==> flow/design.v <==
`timescale 1ns/1ps
module RxD (
    input  wire       clk,
    input  wire       rx,        
    input  wire       rst,       
    output reg [7:0]  data,
    output reg        data_valid
);
    parameter CLK_FREQ = 100_000_000;            
    parameter BAUD     = 115200;
    localparam integer BAUD_TICKS = 868;         
    localparam integer HALF_BAUD  = 434;         
    reg [15:0] counter;                          
    reg [3:0]  bit_index;                        
    reg [9:0]  shift_reg;       
    reg [9:0]  next_shift;                      
    reg        receiving;                
    reg rx_ff1, rx_ff2; 
    wire rx_sync;
    always @(posedge clk) begin
        if (rst) begin
            rx_ff1 <= 1'b1;
            rx_ff2 <= 1'b1;
        end else begin
            rx_ff1 <= rx;
            rx_ff2 <= rx_ff1;
        end
    end
    assign rx_sync = rx_ff2;
    always @(posedge clk) begin
        if (rst) begin                           
            receiving  <= 1'b0;
            counter    <= 0;
            bit_index  <= 0;
            shift_reg  <= 10'b1111111111;
            data       <= 8'h00;
            data_valid <= 1'b0;
        end else begin
            data_valid <= 1'b0;                  
            if (!receiving) begin                
                if (rx_sync == 1'b0) begin
                    receiving <= 1'b1;           
                    counter   <= HALF_BAUD;      
                    bit_index <= 0;              
                end
            end else begin                       
                if (counter == BAUD_TICKS - 1) begin     
                    counter <= 0;                
                    next_shift = {rx_sync, shift_reg[9:1]};
                    shift_reg <= next_shift;
                    if (bit_index == 9) begin    
                        receiving  <= 1'b0;
                        data       <= next_shift[8:1];       
                        data_valid <= 1'b1;                  
                    end
                    bit_index <= bit_index + 1;      
                end else begin
                    counter <= counter + 1;          
                end
            end
        end
    end
endmodule
module TxD (
    input wire clk,
    input wire [7:0] data,
    input wire send,
    input wire rst,
    output reg tx,
    output reg busy
);
    parameter CLK_FREQ = 100000000;  
    parameter BAUD     = 115200;
    localparam integer BAUD_TICKS = 868;
    reg [15:0] counter;
    reg [3:0]  bit_index;
    reg [9:0]  shift_reg;
    always @(posedge clk) begin
        if (rst) begin
            busy      <= 1'b0;                 
            tx        <= 1'b1;                 
            counter   <= 0;
            bit_index <= 0;
            shift_reg <= 10'b1111111111;
        end 
        else begin
            if (!busy) begin
                tx <= 1'b1;  
                if (send) begin
                    shift_reg <= {1'b1, data, 1'b0}; 
                    busy      <= 1'b1;
                    counter   <= 0;
                    bit_index <= 0;
                end
            end 
            else begin 
                if (counter == BAUD_TICKS - 1) begin
                    counter   <= 0;
                    tx        <= shift_reg[0];  
                    shift_reg <= {1'b1, shift_reg[9:1]};  
                    bit_index <= bit_index + 1;
                    if (bit_index == 9) begin
                        busy <= 1'b0; 
                    end
                end 
                else begin
                    counter <= counter + 1;
                end
            end
        end
    end
endmodule
module data_parser (
    input  wire        clk,
    input  wire        rst,
    input  wire [7:0]  data_in,              
    input  wire        data_valid,           
    output reg  [7:0]  CT_out,               
    output reg [15:0]  FSA_out,
    output reg [15:0]  LSA_out,
    output reg         start_frame,          
    output reg         frame_done,
    output reg         sample_valid,         
    output reg [15:0]  sample_value,         
    output reg [15:0]  sample_idx           
);
    localparam S_HDR1      = 4'd0;          
    localparam S_HDR2      = 4'd1;
    localparam S_CT        = 4'd2;
    localparam S_FSA_LO    = 4'd3;
    localparam S_FSA_HI    = 4'd4;
    localparam S_LSA_LO    = 4'd5;
    localparam S_LSA_HI    = 4'd6;
    localparam S_SAMPLE_LO = 4'd7;
    localparam S_SAMPLE_HI = 4'd8;
    reg [3:0] state;                         
    reg [7:0] sample_lo;                     
    reg [15:0] next_sample_idx;              
    reg [15:0] sample_value_buf;
    reg [15:0] sample_idx_buf;
    reg        sample_ready;          
    reg        frame_done_pending;    
    always @(posedge clk) begin
        if (rst) begin                       
            state            <= S_HDR1;
            CT_out           <= 8'd0;
            FSA_out          <= 16'd0;
            LSA_out          <= 16'd0;
            start_frame      <= 1'b0;
            sample_valid     <= 1'b0;
            sample_value     <= 16'd0;
            sample_idx       <= 16'd0;
            frame_done       <= 1'b0;
            sample_lo        <= 8'd0;
            next_sample_idx  <= 16'd0;
            sample_value_buf <= 16'd0;
            sample_idx_buf   <= 16'd0;
            sample_ready     <= 1'b0;
            frame_done_pending<=1'b0;
        end else begin                       
            start_frame  <= 1'b0;
            sample_valid <= 1'b0;
            frame_done   <= 1'b0;
            if (sample_ready) begin
                sample_valid <= 1'b1;
                sample_value <= sample_value_buf;
                sample_idx   <= sample_idx_buf;
                if (frame_done_pending) begin
                    frame_done <= 1'b1;
                end
                sample_ready      <= 1'b0;
                frame_done_pending<= 1'b0;
            end
            case (state)
                S_HDR1: if (data_valid && data_in == 8'h55) state <= S_HDR2;      
                S_HDR2: if (data_valid) begin                       
                    if (data_in == 8'hAA) state <= S_CT;
                    else if (data_in == 8'h55) state <= S_HDR2;      
                    else state <= S_HDR1;                            
                end
                S_CT: if (data_valid) begin              
                    CT_out <= data_in;
                    start_frame <= 1'b1;
                    state <= S_FSA_LO;
                end
                S_FSA_LO: if (data_valid) begin          
                    FSA_out[7:0] <= data_in;
                    state <= S_FSA_HI;
                end
                S_FSA_HI: if (data_valid) begin          
                    FSA_out[15:8] <= data_in;
                    state <= S_LSA_LO;
                end
                S_LSA_LO: if (data_valid) begin          
                    LSA_out[7:0] <= data_in;
                    state <= S_LSA_HI;
                end
                S_LSA_HI: if (data_valid) begin          
                    LSA_out[15:8] <= data_in;
                    next_sample_idx <= 16'd0;            
                    state <= S_SAMPLE_LO;
                end
                S_SAMPLE_LO: if (data_valid) begin       
                    sample_lo <= data_in;
                    state <= S_SAMPLE_HI;
                end
                S_SAMPLE_HI: if (data_valid) begin
                    sample_value_buf <= {data_in, sample_lo};        
                    sample_idx_buf   <= next_sample_idx;
                    sample_ready     <= 1'b1;
                    if (next_sample_idx + 1 == CT_out) begin         
                        frame_done_pending <= 1'b1;
                        next_sample_idx <= 16'd0;
                        state <= S_HDR1;
                    end else begin
                        next_sample_idx <= next_sample_idx + 1;      
                        state <= S_SAMPLE_LO;
                    end
                end
                default: state <= S_HDR1;                            
            endcase
        end
    end
endmodule
module sample_processor (
    input  wire        clk,
    input  wire        rst,
    input  wire        start_frame,
    input  wire        sample_valid,
    input  wire [15:0] sample_value,
    input  wire [15:0] sample_idx_in,
    output reg  [15:0] max_idx,
    output reg  [15:0] min_idx,
    output reg  [15:0] max_dist,
    output reg  [15:0] min_dist,
    output reg  [15:0] obs_alert
);
    wire [10:0] THRESH = 11'b10000000000;
    wire is_close = sample_value < THRESH;
    wire [15:0] mask = (sample_idx_in < 16) ? (16'h1 << sample_idx_in) : 16'h0;
    always @(posedge clk) begin
        if (rst) begin                       
            max_idx  <= 16'd0;
            min_idx  <= 16'd0;
            max_dist <= 16'd0;
            min_dist <= 16'hFFFF;
            obs_alert<= 16'd0;
        end else if (start_frame) begin
            max_idx  <= 16'd0;                       
            min_idx  <= 16'd0;
            max_dist <= 16'd0;
            min_dist <= 16'hFFFF;
            obs_alert<= 16'd0;
        end else if (sample_valid) begin
            if (sample_value > max_dist) begin       
                max_dist <= sample_value;
                max_idx  <= sample_idx_in;
            end
            if (sample_value < min_dist) begin
                min_dist <= sample_value;
                min_idx  <= sample_idx_in;
            end
            obs_alert <= obs_alert | (mask & {16{is_close}});
        end
    end
endmodule
module angle_calc_simple (
    input  wire        clk,
    input  wire        rst,         
    input  wire        start,       
    input  wire [15:0] FSA,
    input  wire [15:0] LSA,
    input  wire [7:0]  CT,         
    input  wire [15:0] max_idx, 
    input  wire [15:0] min_idx,
    output reg  [15:0] max_angle,
    output reg  [15:0] min_angle,
    output reg         done         
);
    function [4:0] ct_log2;
        input [7:0] in_ct;
        begin
            case (in_ct)
                8'd1:   ct_log2 = 5'd0;
                8'd2:   ct_log2 = 5'd1;
                8'd4:   ct_log2 = 5'd2;
                8'd8:   ct_log2 = 5'd3;
                8'd16:  ct_log2 = 5'd4;
                8'd32:  ct_log2 = 5'd5;
                8'd64:  ct_log2 = 5'd6;
                8'd128: ct_log2 = 5'd7;
                default: ct_log2 = 5'd0;
            endcase
        end
    endfunction
    reg [15:0] FSA_r, LSA_r;
    reg [7:0]  CT_r;
    reg [15:0] max_idx_r, min_idx_r;
    reg [31:0] span_r;    
    reg [4:0]  k_r;       
    reg        do_calc;   
    wire [31:0] delta_w;
    assign delta_w = (k_r == 5'd0) ? span_r : (span_r >> k_r);
    wire [47:0] prod_max_w = delta_w * max_idx_r;
    wire [47:0] prod_min_w = delta_w * min_idx_r;
    wire [47:0] sum_max_w = prod_max_w + {32'd0, FSA_r};
    wire [47:0] sum_min_w = prod_min_w + {32'd0, FSA_r};
    wire [47:0] sum_max_adj_w = (sum_max_w >= 48'd36000) ? (sum_max_w - 48'd36000) : sum_max_w;
    wire [47:0] sum_min_adj_w = (sum_min_w >= 48'd36000) ? (sum_min_w - 48'd36000) : sum_min_w;
    always @(posedge clk) begin
        if (rst) begin                                   
            FSA_r     <= 16'd0;
            LSA_r     <= 16'd0;
            CT_r      <= 8'd0;
            max_idx_r <= 16'd0;
            min_idx_r <= 16'd0;
            span_r    <= 32'd0;
            k_r       <= 5'd0;
            do_calc   <= 1'b0;
            max_angle <= 16'd0;
            min_angle <= 16'd0;
            done      <= 1'b0;
        end else begin
            done <= 1'b0;
            if (start) begin                             
                FSA_r     <= FSA;
                LSA_r     <= LSA;
                CT_r      <= CT;
                max_idx_r <= max_idx;
                min_idx_r <= min_idx;
                if (LSA >= FSA) span_r <= LSA - FSA;     
                else             span_r <= (LSA + 16'd36000) - FSA;
                k_r <= ct_log2(CT);
                do_calc <= 1'b1;
            end else if (do_calc) begin                  
                max_angle <= sum_max_adj_w[15:0];
                min_angle <= sum_min_adj_w[15:0];
                done <= 1'b1;
                do_calc <= 1'b0;
            end
        end
    end
endmodule
`timescale 1ns/1ps
module distance_process (
    input  wire        clk,
    input  wire        rst,
    input  wire [7:0]  data_in,
    input  wire        data_valid,
    output wire [15:0] max_idx,
    output wire [15:0] min_idx,
    output wire [15:0] max_dist,
    output wire [15:0] min_dist,
    output wire [15:0] obs_alert,
    output wire [15:0] max_angle,
    output wire [15:0] min_angle,
    output wire        angle_done
);
    wire [7:0]  CT_w;
    wire [15:0] FSA_w, LSA_w;
    wire        start_frame_w;
    wire        sample_valid_w;
    wire [15:0] sample_value_w;
    wire [15:0] sample_idx_w;
    wire        frame_done_w;
    data_parser u_parser (
        .clk(clk),
        .rst(rst),
        .data_in(data_in),
        .data_valid(data_valid),
        .CT_out(CT_w),
        .FSA_out(FSA_w),
        .LSA_out(LSA_w),
        .start_frame(start_frame_w),
        .sample_valid(sample_valid_w),
        .sample_value(sample_value_w),
        .sample_idx(sample_idx_w),
        .frame_done(frame_done_w)
    );
    sample_processor u_sp (
        .clk(clk),
        .rst(rst),
        .start_frame(start_frame_w),
        .sample_valid(sample_valid_w),
        .sample_value(sample_value_w),
        .sample_idx_in(sample_idx_w),
        .max_idx(max_idx),
        .min_idx(min_idx),
        .max_dist(max_dist),
        .min_dist(min_dist),
        .obs_alert(obs_alert)
    );
    reg frame_done_d;
    reg angle_start_pulse;
    always @(posedge clk) begin
        if (rst) begin
            frame_done_d <= 1'b0;                
            angle_start_pulse <= 1'b0;
        end else begin
            frame_done_d <= frame_done_w;        
            angle_start_pulse <= frame_done_d;
        end
    end
    angle_calc_simple u_angle (
        .clk(clk),
        .rst(rst),
        .start(angle_start_pulse),
        .FSA(FSA_w),
        .LSA(LSA_w),
        .CT(CT_w),
        .max_idx(max_idx),
        .min_idx(min_idx),
        .max_angle(max_angle),
        .min_angle(min_angle),
        .done(angle_done)
    );
endmodule
`timescale 1ns/1ps
module lidar_system_top (
    input  wire clk,
    input  wire rst,
    input  wire rx,      
    output wire tx,      
    output wire [15:0] dbg_max_idx,
    output wire [15:0] dbg_min_idx,
    output wire [15:0] dbg_max_dist,
    output wire [15:0] dbg_min_dist,
    output wire [15:0] dbg_obs_alert,
    output wire [15:0] dbg_max_angle,
    output wire [15:0] dbg_min_angle,
    output wire        dbg_angle_done
);
    wire [7:0] rx_data;
    wire       rx_valid;
    RxD u_rxd (
        .clk(clk),
        .rx(rx),
        .rst(rst),
        .data(rx_data),
        .data_valid(rx_valid)
    );
    wire [15:0] max_idx, min_idx, max_dist, min_dist, obs_alert;
    wire [15:0] max_angle, min_angle;
    wire        angle_done;
    distance_process u_dp (
        .clk(clk),
        .rst(rst),
        .data_in(rx_data),
        .data_valid(rx_valid),
        .max_idx(max_idx),
        .min_idx(min_idx),
        .max_dist(max_dist),
        .min_dist(min_dist),
        .obs_alert(obs_alert),
        .max_angle(max_angle),
        .min_angle(min_angle),
        .angle_done(angle_done)
    );
    reg [7:0] tx_data;               
    reg       tx_send;               
    wire      tx_busy;               
    reg [31:0] tx_packet;            
    TxD u_txd (
        .clk(clk),
        .rst(rst),
        .data(tx_data),
        .send(tx_send),
        .tx(tx),
        .busy(tx_busy)
    );
    localparam TX_IDLE  = 3'd0;  
    localparam TX_PREP  = 3'd1;  
    localparam TX_SEND  = 3'd2;  
    localparam TX_WAIT  = 3'd3;  
    reg [2:0] tx_state;     
    reg [1:0] byte_ptr;     
    reg [15:0] send_word;   
    reg angle_done_d;
    always @(posedge clk) begin
        if (rst) angle_done_d <= 1'b0;
        else     angle_done_d <= angle_done;
    end
    always @(posedge clk) begin
        if (rst) begin                           
            tx_state   <= TX_IDLE;
            tx_send    <= 1'b0;
            tx_data    <= 8'd0;
            tx_packet  <= 32'd0;
            byte_ptr   <= 2'd0;
        end else begin
            tx_send <= 1'b0;
            case (tx_state)
                TX_IDLE: begin
                    if (angle_done_d) begin
                        tx_packet <= { min_angle[15:8], min_angle[7:0], max_angle[15:8], max_angle[7:0] };
                        byte_ptr <= 2'd0;            
                        tx_state <= TX_PREP;         
                    end
                end
                TX_PREP: begin
                    case (byte_ptr)                 
                        2'd0: tx_data <= tx_packet[7:0];     
                        2'd1: tx_data <= tx_packet[15:8];    
                        2'd2: tx_data <= tx_packet[23:16];   
                        2'd3: tx_data <= tx_packet[31:24];   
                        default: tx_data <= 8'h00;
                    endcase
                    tx_state <= TX_SEND;
                end
                TX_SEND: begin
                    if (!tx_busy) begin          
                        tx_send <= 1'b1;
                        tx_state <= TX_WAIT;
                    end
                end
                TX_WAIT: begin                       
                    if (!tx_busy) begin
                        if (byte_ptr == 2'd3) begin  
                            byte_ptr <= 2'd0;
                            tx_state <= TX_IDLE;
                       end else begin                
                            byte_ptr <= byte_ptr + 1'b1;
                            tx_state <= TX_PREP;
                        end
                    end
                end
                default: tx_state <= TX_IDLE;        
            endcase
        end
    end
    assign dbg_max_idx   = max_idx;
    assign dbg_min_idx   = min_idx;
    assign dbg_max_dist  = max_dist;
    assign dbg_min_dist  = min_dist;
    assign dbg_obs_alert = obs_alert;
    assign dbg_max_angle = max_angle;
    assign dbg_min_angle = min_angle;
    assign dbg_angle_done = angle_done;
endmodule
* From RTL to reports: lidar_system_top
Tool output for the design above before and after an edit, in the order of the flow.
Lines under "original" count in the file above, lines under "edited" in the edited file.
"change": "edited" minus "original" as printed here.
Cell names lack the library's common part.
The mark - stands for no value.
- Top :: lidar_system_top
- Clock input :: clk
- Library :: sky130hd
- Library corner :: tt_025C_1v80

* Edit of the RTL
Unified diff, file above to edited file.
The edit is scripted, without regard to the design's behaviour, which it may alter; it was not made to optimise anything.
#+begin_src diff
@@ -257,5 +257,5 @@
                 max_idx  <= sample_idx_in;
             end
-            if (sample_value < min_dist) begin
+            begin
                 min_dist <= sample_value;
                 min_idx  <= sample_idx_in;
#+end_src

* Word-level counts
Counts by Yosys on the flattened word-level netlist (proc, flatten, opt, wreduce; memories kept). Register bits leave out memories and registers merged into their read ports (data or address). Print and check cells are left out. Cells with the same type and inputs are merged into one.
** Operators by class
- add/subtract/negate cells :: original 13, edited 13, change 0
- $mul :: original 2, edited 2, change 0
- order comparisons :: original 7, edited 6, change -1
- eq/ne operators :: original 43, edited 43, change 0
- shift-type cells :: original 2, edited 2, change 0
- multiplexer cells :: original 67, edited 67, change 0
- bitwise gates (word level) :: original 10, edited 10, change 0
- reduce/logical cells :: original 35, edited 34, change -1
** Operators with widths
- 2-bit AND reduction :: original 14, edited 13, change -1
- 16-bit less-than comparator :: original 1, edited 0, change -1
Unchanged operator kinds not shown: 62.
** Bit counts
- register bits :: original 459, edited 459, change 0
- input port bits :: original 3, edited 3, change 0
- output and inout port bits :: original 114, edited 114, change 0
- cells after elaboration :: original 231, edited 229, change -2

* Logic depth
Longest topological path by Yosys (ltp), each cell counted once; first at word level (registers and memories cut), then after technology mapping (sequential cells cut; the memories' decode and read muxes count).
** Depth
- depth in word-level cells :: original 6, edited 6, change 0
- ABC_AREA :: original 0, edited 0
- mapped depth :: original 36, edited 38, change +2
- depth with buffers taken out :: original 31, edited 31, change 0

* Mapped cells and area
The flow's flattened synthesis, as Yosys stat reports it; memories are mapped. The netlist is that of the ABC_AREA named above (0 if unset); the other value can give another one.
** Cells by type
- a21o_1 :: original 63, edited 29, change -34
- nand3_1 :: original 115, edited 84, change -31
- nand2_1 :: original 879, edited 904, change +25
- nand3b_1 :: original 5, edited 26, change +21
- o21ai_0 :: original 133, edited 153, change +20
- and3_1 :: original 62, edited 43, change -19
- nor2_1 :: original 423, edited 441, change +18
- ha_1 :: original 358, edited 343, change -15
- mux2i_1 :: original 199, edited 184, change -15
- a211o_1 :: original 5, edited 20, change +15
- nand4_1 :: original 54, edited 40, change -14
- clkbuf_1 :: original 306, edited 293, change -13
- o21ai_1 :: original 11, edited 21, change +10
- a211oi_1 :: original 47, edited 38, change -9
- nor3_1 :: original 52, edited 44, change -8
- nor4_1 :: original 21, edited 29, change +8
- xnor2_1 :: original 64, edited 71, change +7
- a221oi_1 :: original 10, edited 3, change -7
Unchanged cell types not shown: 14.
Not every row of either side is listed.
** Synthesis totals
- cell count :: original 6254, edited 6237, change -17
- mapped area (um^2) :: original 53063.4, edited 52848.2, change -215.2
- area of sequential cells (um^2) :: original 8928.6, edited 8928.6, change 0.0
- mapped flip-flops :: original 446, edited 446, change 0
- buffers :: original 348, edited 344, change -4
The figures by module come from a second, unflattened synthesis with its own total; it is not the netlist above.
** Unflattened totals
- cells (unflattened synthesis) :: original 6403, edited 6431, change +28
- area total of the unflattened synthesis (um^2) :: original 54011.8, edited 53948.0, change -63.8
Rows give one instance, submodules left out.
** Modules, original
- angle_calc_simple :: times used 1, cells 4622, area 38942.3 um^2, sequential area 2062.0 um^2
- data_parser :: times used 1, cells 689, area 5659.2 um^2, sequential area 2842.7 um^2
- sample_processor :: times used 1, cells 438, area 3906.2 um^2, sequential area 1601.5 um^2
- RxD :: times used 1, cells 222, area 1958.1 um^2, sequential area 800.8 um^2
- lidar_system_top :: times used 1, cells 242, area 1939.4 um^2, sequential area 960.9 um^2
- TxD :: times used 1, cells 186, area 1554.0 um^2, sequential area 620.6 um^2
- distance_process :: times used 1, cells 4, area 52.6 um^2, sequential area 40.0 um^2
** Modules, edited
- angle_calc_simple :: times used 1, cells 4722, area 39346.5 um^2, sequential area 2062.0 um^2
- data_parser :: times used 1, cells 689, area 5659.2 um^2, sequential area 2842.7 um^2
- sample_processor :: times used 1, cells 366, area 3438.3 um^2, sequential area 1601.5 um^2
- RxD :: times used 1, cells 222, area 1958.1 um^2, sequential area 800.8 um^2
- lidar_system_top :: times used 1, cells 242, area 1939.4 um^2, sequential area 960.9 um^2
- TxD :: times used 1, cells 186, area 1554.0 um^2, sequential area 620.6 um^2
- distance_process :: times used 1, cells 4, area 52.6 um^2, sequential area 40.0 um^2

* Path before layout
Source: OpenSTA report_checks on the synthesized netlist (no wires, ideal clock, input and output delay 20% of the period each), path of least setup slack; recovery checks are left aside. Register names are those of the netlist, which keeps one name where synthesis merged equal registers.
** Path post-synthesis
- path kind :: original reg2reg, edited reg2reg
- start :: original reg u_dp.u_angle.k_r[1], edited reg u_dp.u_angle.k_r[1]
- end :: original reg u_dp.u_angle.max_angle[6], edited reg u_dp.u_angle.max_angle[6]
- period (ps) :: original 10000, edited 10000, change 0
- setup time (ps) :: original 70, edited 86, change +16
- time at the first pin (ps) :: original 0, edited 0, change 0
- arrival (ps) :: original 8187, edited 8499, change +312
- data required time (ps) :: original 9930, edited 9914, change -16
- setup slack (ps) :: original 1744, edited 1415, change -329
- delay of the path (ps) :: original 8257, edited 8585, change +328
- stages :: original 29, edited 31, change +2
- buffers on the path :: original 4, edited 4, change 0
- period reached after synthesis (ps) :: original 8256, edited 8585, change +329
"delay of the path" = arrival - input delay + setup time.
"stages" counts driving pins, that of a launching flip-flop among them; a cell with two outputs on the path counts twice.
"period reached after synthesis" is the clock period less the worst setup slack; recovery checks do not enter. This is arithmetic on one report: input and output delays are still those of the set period (20% each).
The rows between start and end are the longest chain of elaborated cells between them; the timing report does not say that the signal goes this way. Where chains are equally long, one stands for them.
Each line given opens the expression or statement behind the cell; cells for indexed reads and writes are added by Yosys, which also makes memories of some case tables.
On the way, post-synthesis, original:
- Cells stage by stage :: dfxtp_1 buf_1 clkbuf_1 mux4_2 mux2_2 clkbuf_1 and2_1 fa_1 fa_1 fa_1 fa_1 fa_1 inv_1 fa_1 inv_1 ha_1 a21o_1 o21bai_4 o21bai_2 and3_1 or4_4 a2111oi_4 nand4_1 nor4_1 nand3_1 and3b_1 buf_6 mux2_2 a21oi_1
- Cells in the longest elaborated chain :: 6
- Elaborated cells on any way between the ends :: 8
- Source lines of those cells :: 4
- Classes of those cells :: 2 x add/sub; 1 x mul; 1 x compare; 1 x shift; 2 x mux; 1 x reduce/logical
** RTL lines, path post-synthesis, original
- start, declared :: RTL line 300 : reg [4:0]  k_r;
- start, assigned :: RTL line 318 : k_r       <= 5'd0;
- start, assigned :: RTL line 333 : k_r <= ct_log2(CT);
- 32-bit by 5-bit right shift with 32-bit output :: RTL line 303 : assign delta_w = (k_r == 5'd0) ? span_r : (span_r >> k_r);
- 32-bit 2-to-1 mux :: RTL line 303
- 32-bit by 16-bit multiplier with 48-bit output :: RTL line 304 : wire [47:0] prod_max_w = delta_w * max_idx_r;
- 48-bit by 16-bit adder with 48-bit output :: RTL line 306 : wire [47:0] sum_max_w = prod_max_w + {32'd0, FSA_r};
- 16-bit subtractor :: RTL line 308 : wire [47:0] sum_max_adj_w = (sum_max_w >= 48'd36000) ? (sum_max_w - 48'd36000) : sum_max_w;
- 16-bit 2-to-1 mux :: RTL line 308
- end, assigned :: RTL line 320 : max_angle <= 16'd0;
- end, assigned :: RTL line 336 : max_angle <= sum_max_adj_w[15:0];
- end, declared :: RTL line 276 : output reg  [15:0] max_angle,
On the way, post-synthesis, edited:
- Cells stage by stage :: dfxtp_1 clkbuf_1 clkbuf_1 nor2_1 nand2_1 clkbuf_1 o221a_2 clkbuf_1 nand2_1 fa_1 fa_1 inv_1 fa_1 fa_1 fa_1 inv_1 fa_1 inv_1 ha_1 and4_1 and2_2 nand4_2 a41o_1 a211o_1 nor4_2 nand4_1 nor4_2 nand4_2 nor3_4 mux2_1 a211oi_1
- Cells in the longest elaborated chain :: 6
- Elaborated cells on any way between the ends :: 8
- Source lines of those cells :: 4
- Classes of those cells :: 2 x add/sub; 1 x mul; 1 x compare; 1 x shift; 2 x mux; 1 x reduce/logical
** RTL lines, path post-synthesis, edited
- start, declared :: RTL line 300 : reg [4:0]  k_r;
- start, assigned :: RTL line 318 : k_r       <= 5'd0;
- start, assigned :: RTL line 333 : k_r <= ct_log2(CT);
- 32-bit by 5-bit right shift with 32-bit output :: RTL line 303 : assign delta_w = (k_r == 5'd0) ? span_r : (span_r >> k_r);
- 32-bit 2-to-1 mux :: RTL line 303
- 32-bit by 16-bit multiplier with 48-bit output :: RTL line 304 : wire [47:0] prod_max_w = delta_w * max_idx_r;
- 48-bit by 16-bit adder with 48-bit output :: RTL line 306 : wire [47:0] sum_max_w = prod_max_w + {32'd0, FSA_r};
- 16-bit subtractor :: RTL line 308 : wire [47:0] sum_max_adj_w = (sum_max_w >= 48'd36000) ? (sum_max_w - 48'd36000) : sum_max_w;
- 16-bit 2-to-1 mux :: RTL line 308
- end, assigned :: RTL line 320 : max_angle <= 16'd0;
- end, assigned :: RTL line 336 : max_angle <= sum_max_adj_w[15:0];
- end, declared :: RTL line 276 : output reg  [15:0] max_angle,

* Worst path after layout
From the final timing report of the runs of set A: the path of least setup slack in the routed layout; clock arrival at registers is part of the times.
The report prints the path's times to 10 ps; the period is as set.
** Path post-layout
- path kind :: original reg2reg, edited reg2reg
- start :: original reg u_dp.u_angle.k_r[1], edited reg u_dp.u_angle.k_r[1]
- end :: original reg u_dp.u_angle.max_angle[6], edited reg u_dp.u_angle.min_angle[6]
- period (ps) :: original 10000, edited 10000, change 0
- setup time (ps) :: original 70, edited 80, change +10
- time at the first pin (ps) :: original 610, edited 620, change +10
- arrival (ps) :: original 9940, edited 9970, change +30
- data required time (ps) :: original 10500, edited 10530, change +30
- setup slack (ps) :: original 570, edited 570, change 0
- stages :: original 28, edited 32, change +4
- buffers on the path :: original 0, edited 3, change +3
The rows between start and end are the longest chain of elaborated cells between them; the timing report does not say that the signal goes this way. Where chains are equally long, one stands for them.
On the way, post-layout, original:
- Cells stage by stage :: dfxtp_2 mux2_2 o21ai_0 mux2i_2 and2_1 fa_1 inv_1 fa_1 inv_1 fa_1 fa_1 fa_1 inv_1 fa_1 inv_1 ha_1 nand2_1 o21ai_0 a21oi_1 o211a_1 o31ai_1 a311o_1 o221ai_1 nor4_1 nand3_1 and3b_1 mux2_2 a21oi_1
- Cells in the longest elaborated chain :: 6
- Elaborated cells on any way between the ends :: 8
- Source lines of those cells :: 4
- Classes of those cells :: 2 x add/sub; 1 x mul; 1 x compare; 1 x shift; 2 x mux; 1 x reduce/logical
** RTL lines, path post-layout, original
- start, declared :: RTL line 300 : reg [4:0]  k_r;
- start, assigned :: RTL line 318 : k_r       <= 5'd0;
- start, assigned :: RTL line 333 : k_r <= ct_log2(CT);
- 32-bit by 5-bit right shift with 32-bit output :: RTL line 303 : assign delta_w = (k_r == 5'd0) ? span_r : (span_r >> k_r);
- 32-bit 2-to-1 mux :: RTL line 303
- 32-bit by 16-bit multiplier with 48-bit output :: RTL line 304 : wire [47:0] prod_max_w = delta_w * max_idx_r;
- 48-bit by 16-bit adder with 48-bit output :: RTL line 306 : wire [47:0] sum_max_w = prod_max_w + {32'd0, FSA_r};
- 16-bit subtractor :: RTL line 308 : wire [47:0] sum_max_adj_w = (sum_max_w >= 48'd36000) ? (sum_max_w - 48'd36000) : sum_max_w;
- 16-bit 2-to-1 mux :: RTL line 308
- end, assigned :: RTL line 320 : max_angle <= 16'd0;
- end, assigned :: RTL line 336 : max_angle <= sum_max_adj_w[15:0];
- end, declared :: RTL line 276 : output reg  [15:0] max_angle,
On the way, post-layout, edited:
- Cells stage by stage :: dfxtp_1 mux2_2 o21ai_0 buf_4 mux2i_4 buf_4 nand2_1 fa_1 inv_1 fa_1 inv_1 fa_1 fa_1 inv_1 fa_1 inv_1 fa_1 inv_1 ha_1 a21oi_2 o21ai_1 a21o_1 a211oi_4 o2111ai_1 a21o_1 a2111oi_0 nand4_1 nand4b_1 nor4_4 buf_4 mux2_2 a211oi_1
- Cells in the longest elaborated chain :: 6
- Elaborated cells on any way between the ends :: 8
- Source lines of those cells :: 4
- Classes of those cells :: 2 x add/sub; 1 x mul; 1 x compare; 1 x shift; 2 x mux; 1 x reduce/logical
** RTL lines, path post-layout, edited
- start, declared :: RTL line 300 : reg [4:0]  k_r;
- start, assigned :: RTL line 318 : k_r       <= 5'd0;
- start, assigned :: RTL line 333 : k_r <= ct_log2(CT);
- 32-bit by 5-bit right shift with 32-bit output :: RTL line 303 : assign delta_w = (k_r == 5'd0) ? span_r : (span_r >> k_r);
- 32-bit 2-to-1 mux :: RTL line 303
- 32-bit by 16-bit multiplier with 48-bit output :: RTL line 305 : wire [47:0] prod_min_w = delta_w * min_idx_r;
- 48-bit by 16-bit adder with 48-bit output :: RTL line 307 : wire [47:0] sum_min_w = prod_min_w + {32'd0, FSA_r};
- 16-bit subtractor :: RTL line 309 : wire [47:0] sum_min_adj_w = (sum_min_w >= 48'd36000) ? (sum_min_w - 48'd36000) : sum_min_w;
- 16-bit 2-to-1 mux :: RTL line 309
- end, assigned :: RTL line 321 : min_angle <= 16'd0;
- end, assigned :: RTL line 337 : min_angle <= sum_min_adj_w[15:0];
- end, declared :: RTL line 277 : output reg  [15:0] min_angle,

* Measured runs
Runs of the flow (Yosys, OpenROAD) on both versions; the two runs of a pair have the same settings. The constraints put input and output delay at 20% of the set period each and load the outputs with 0.01 pF.
Settings, set A:
- CORE_UTILIZATION :: 40
- PLACE_DENSITY :: 0.6
- period_ns :: 10.0
- CAP_MARGIN :: 20
- CORE_MARGIN :: 2
- SLEW_MARGIN :: 20
** Results, set A
- area of the synthesized netlist (um^2) :: original 53063.4, edited 52848.2, change -215.2
- die outline area (um^2) :: original 135590.0, edited 135045.0, change -545.0
- standard-cell area after layout (um^2) :: original 57652.8, edited 57607.8, change -45.0
- final design utilization (%) :: original 43.8, edited 43.9, change +0.1
- lowest setup slack (ps) :: original 566, edited 566, change 0
- setup total negative slack (ps) :: original 0, edited 0, change 0
- worst hold slack after layout (ps) :: original 420, edited 409, change -11
- total power of the final layout (W) :: original 0.003495, edited 0.003776, change +0.000281
- clock period reached (ps) :: original 9434, edited 9434, change 0
Settings, set B:
- CAP_MARGIN :: 40
- CORE_ASPECT_RATIO :: 0.69
- CORE_UTILIZATION :: 65
- GPL_ROUTABILITY_DRIVEN :: 0
- GPL_TIMING_DRIVEN :: 0
- PLACE_DENSITY_LB_ADDON :: 0.1
- SLEW_MARGIN :: 20
- TNS_END_PERCENT :: 5
- period_ns :: 9.37
- CORE_MARGIN :: 2
** Results, set B
- area of the synthesized netlist (um^2) :: original 53063.4, edited 52848.2, change -215.2
- die outline area (um^2) :: original 83976.1, edited 83641.7, change -334.4
- standard-cell area after layout (um^2) :: original 57741.6, edited 57950.6, change +209.0
- final design utilization (%) :: original 71.8, edited 72.3, change +0.5
- lowest setup slack (ps) :: original 129, edited -24, change -153
- setup total negative slack (ps) :: original 0, edited -24, change -24
- worst hold slack after layout (ps) :: original 429, edited 409, change -20
- total power of the final layout (W) :: original 0.003655, edited 0.003564, change -0.000091
- clock period reached (ps) :: original 9241, edited 9394, change +153
"clock period reached" = clock period - worst setup slack. The figure is calculated, with input and output delays left at 20% of the set period.
"total power of the final layout": no workload was simulated; the value follows from the tool's default switching activity.
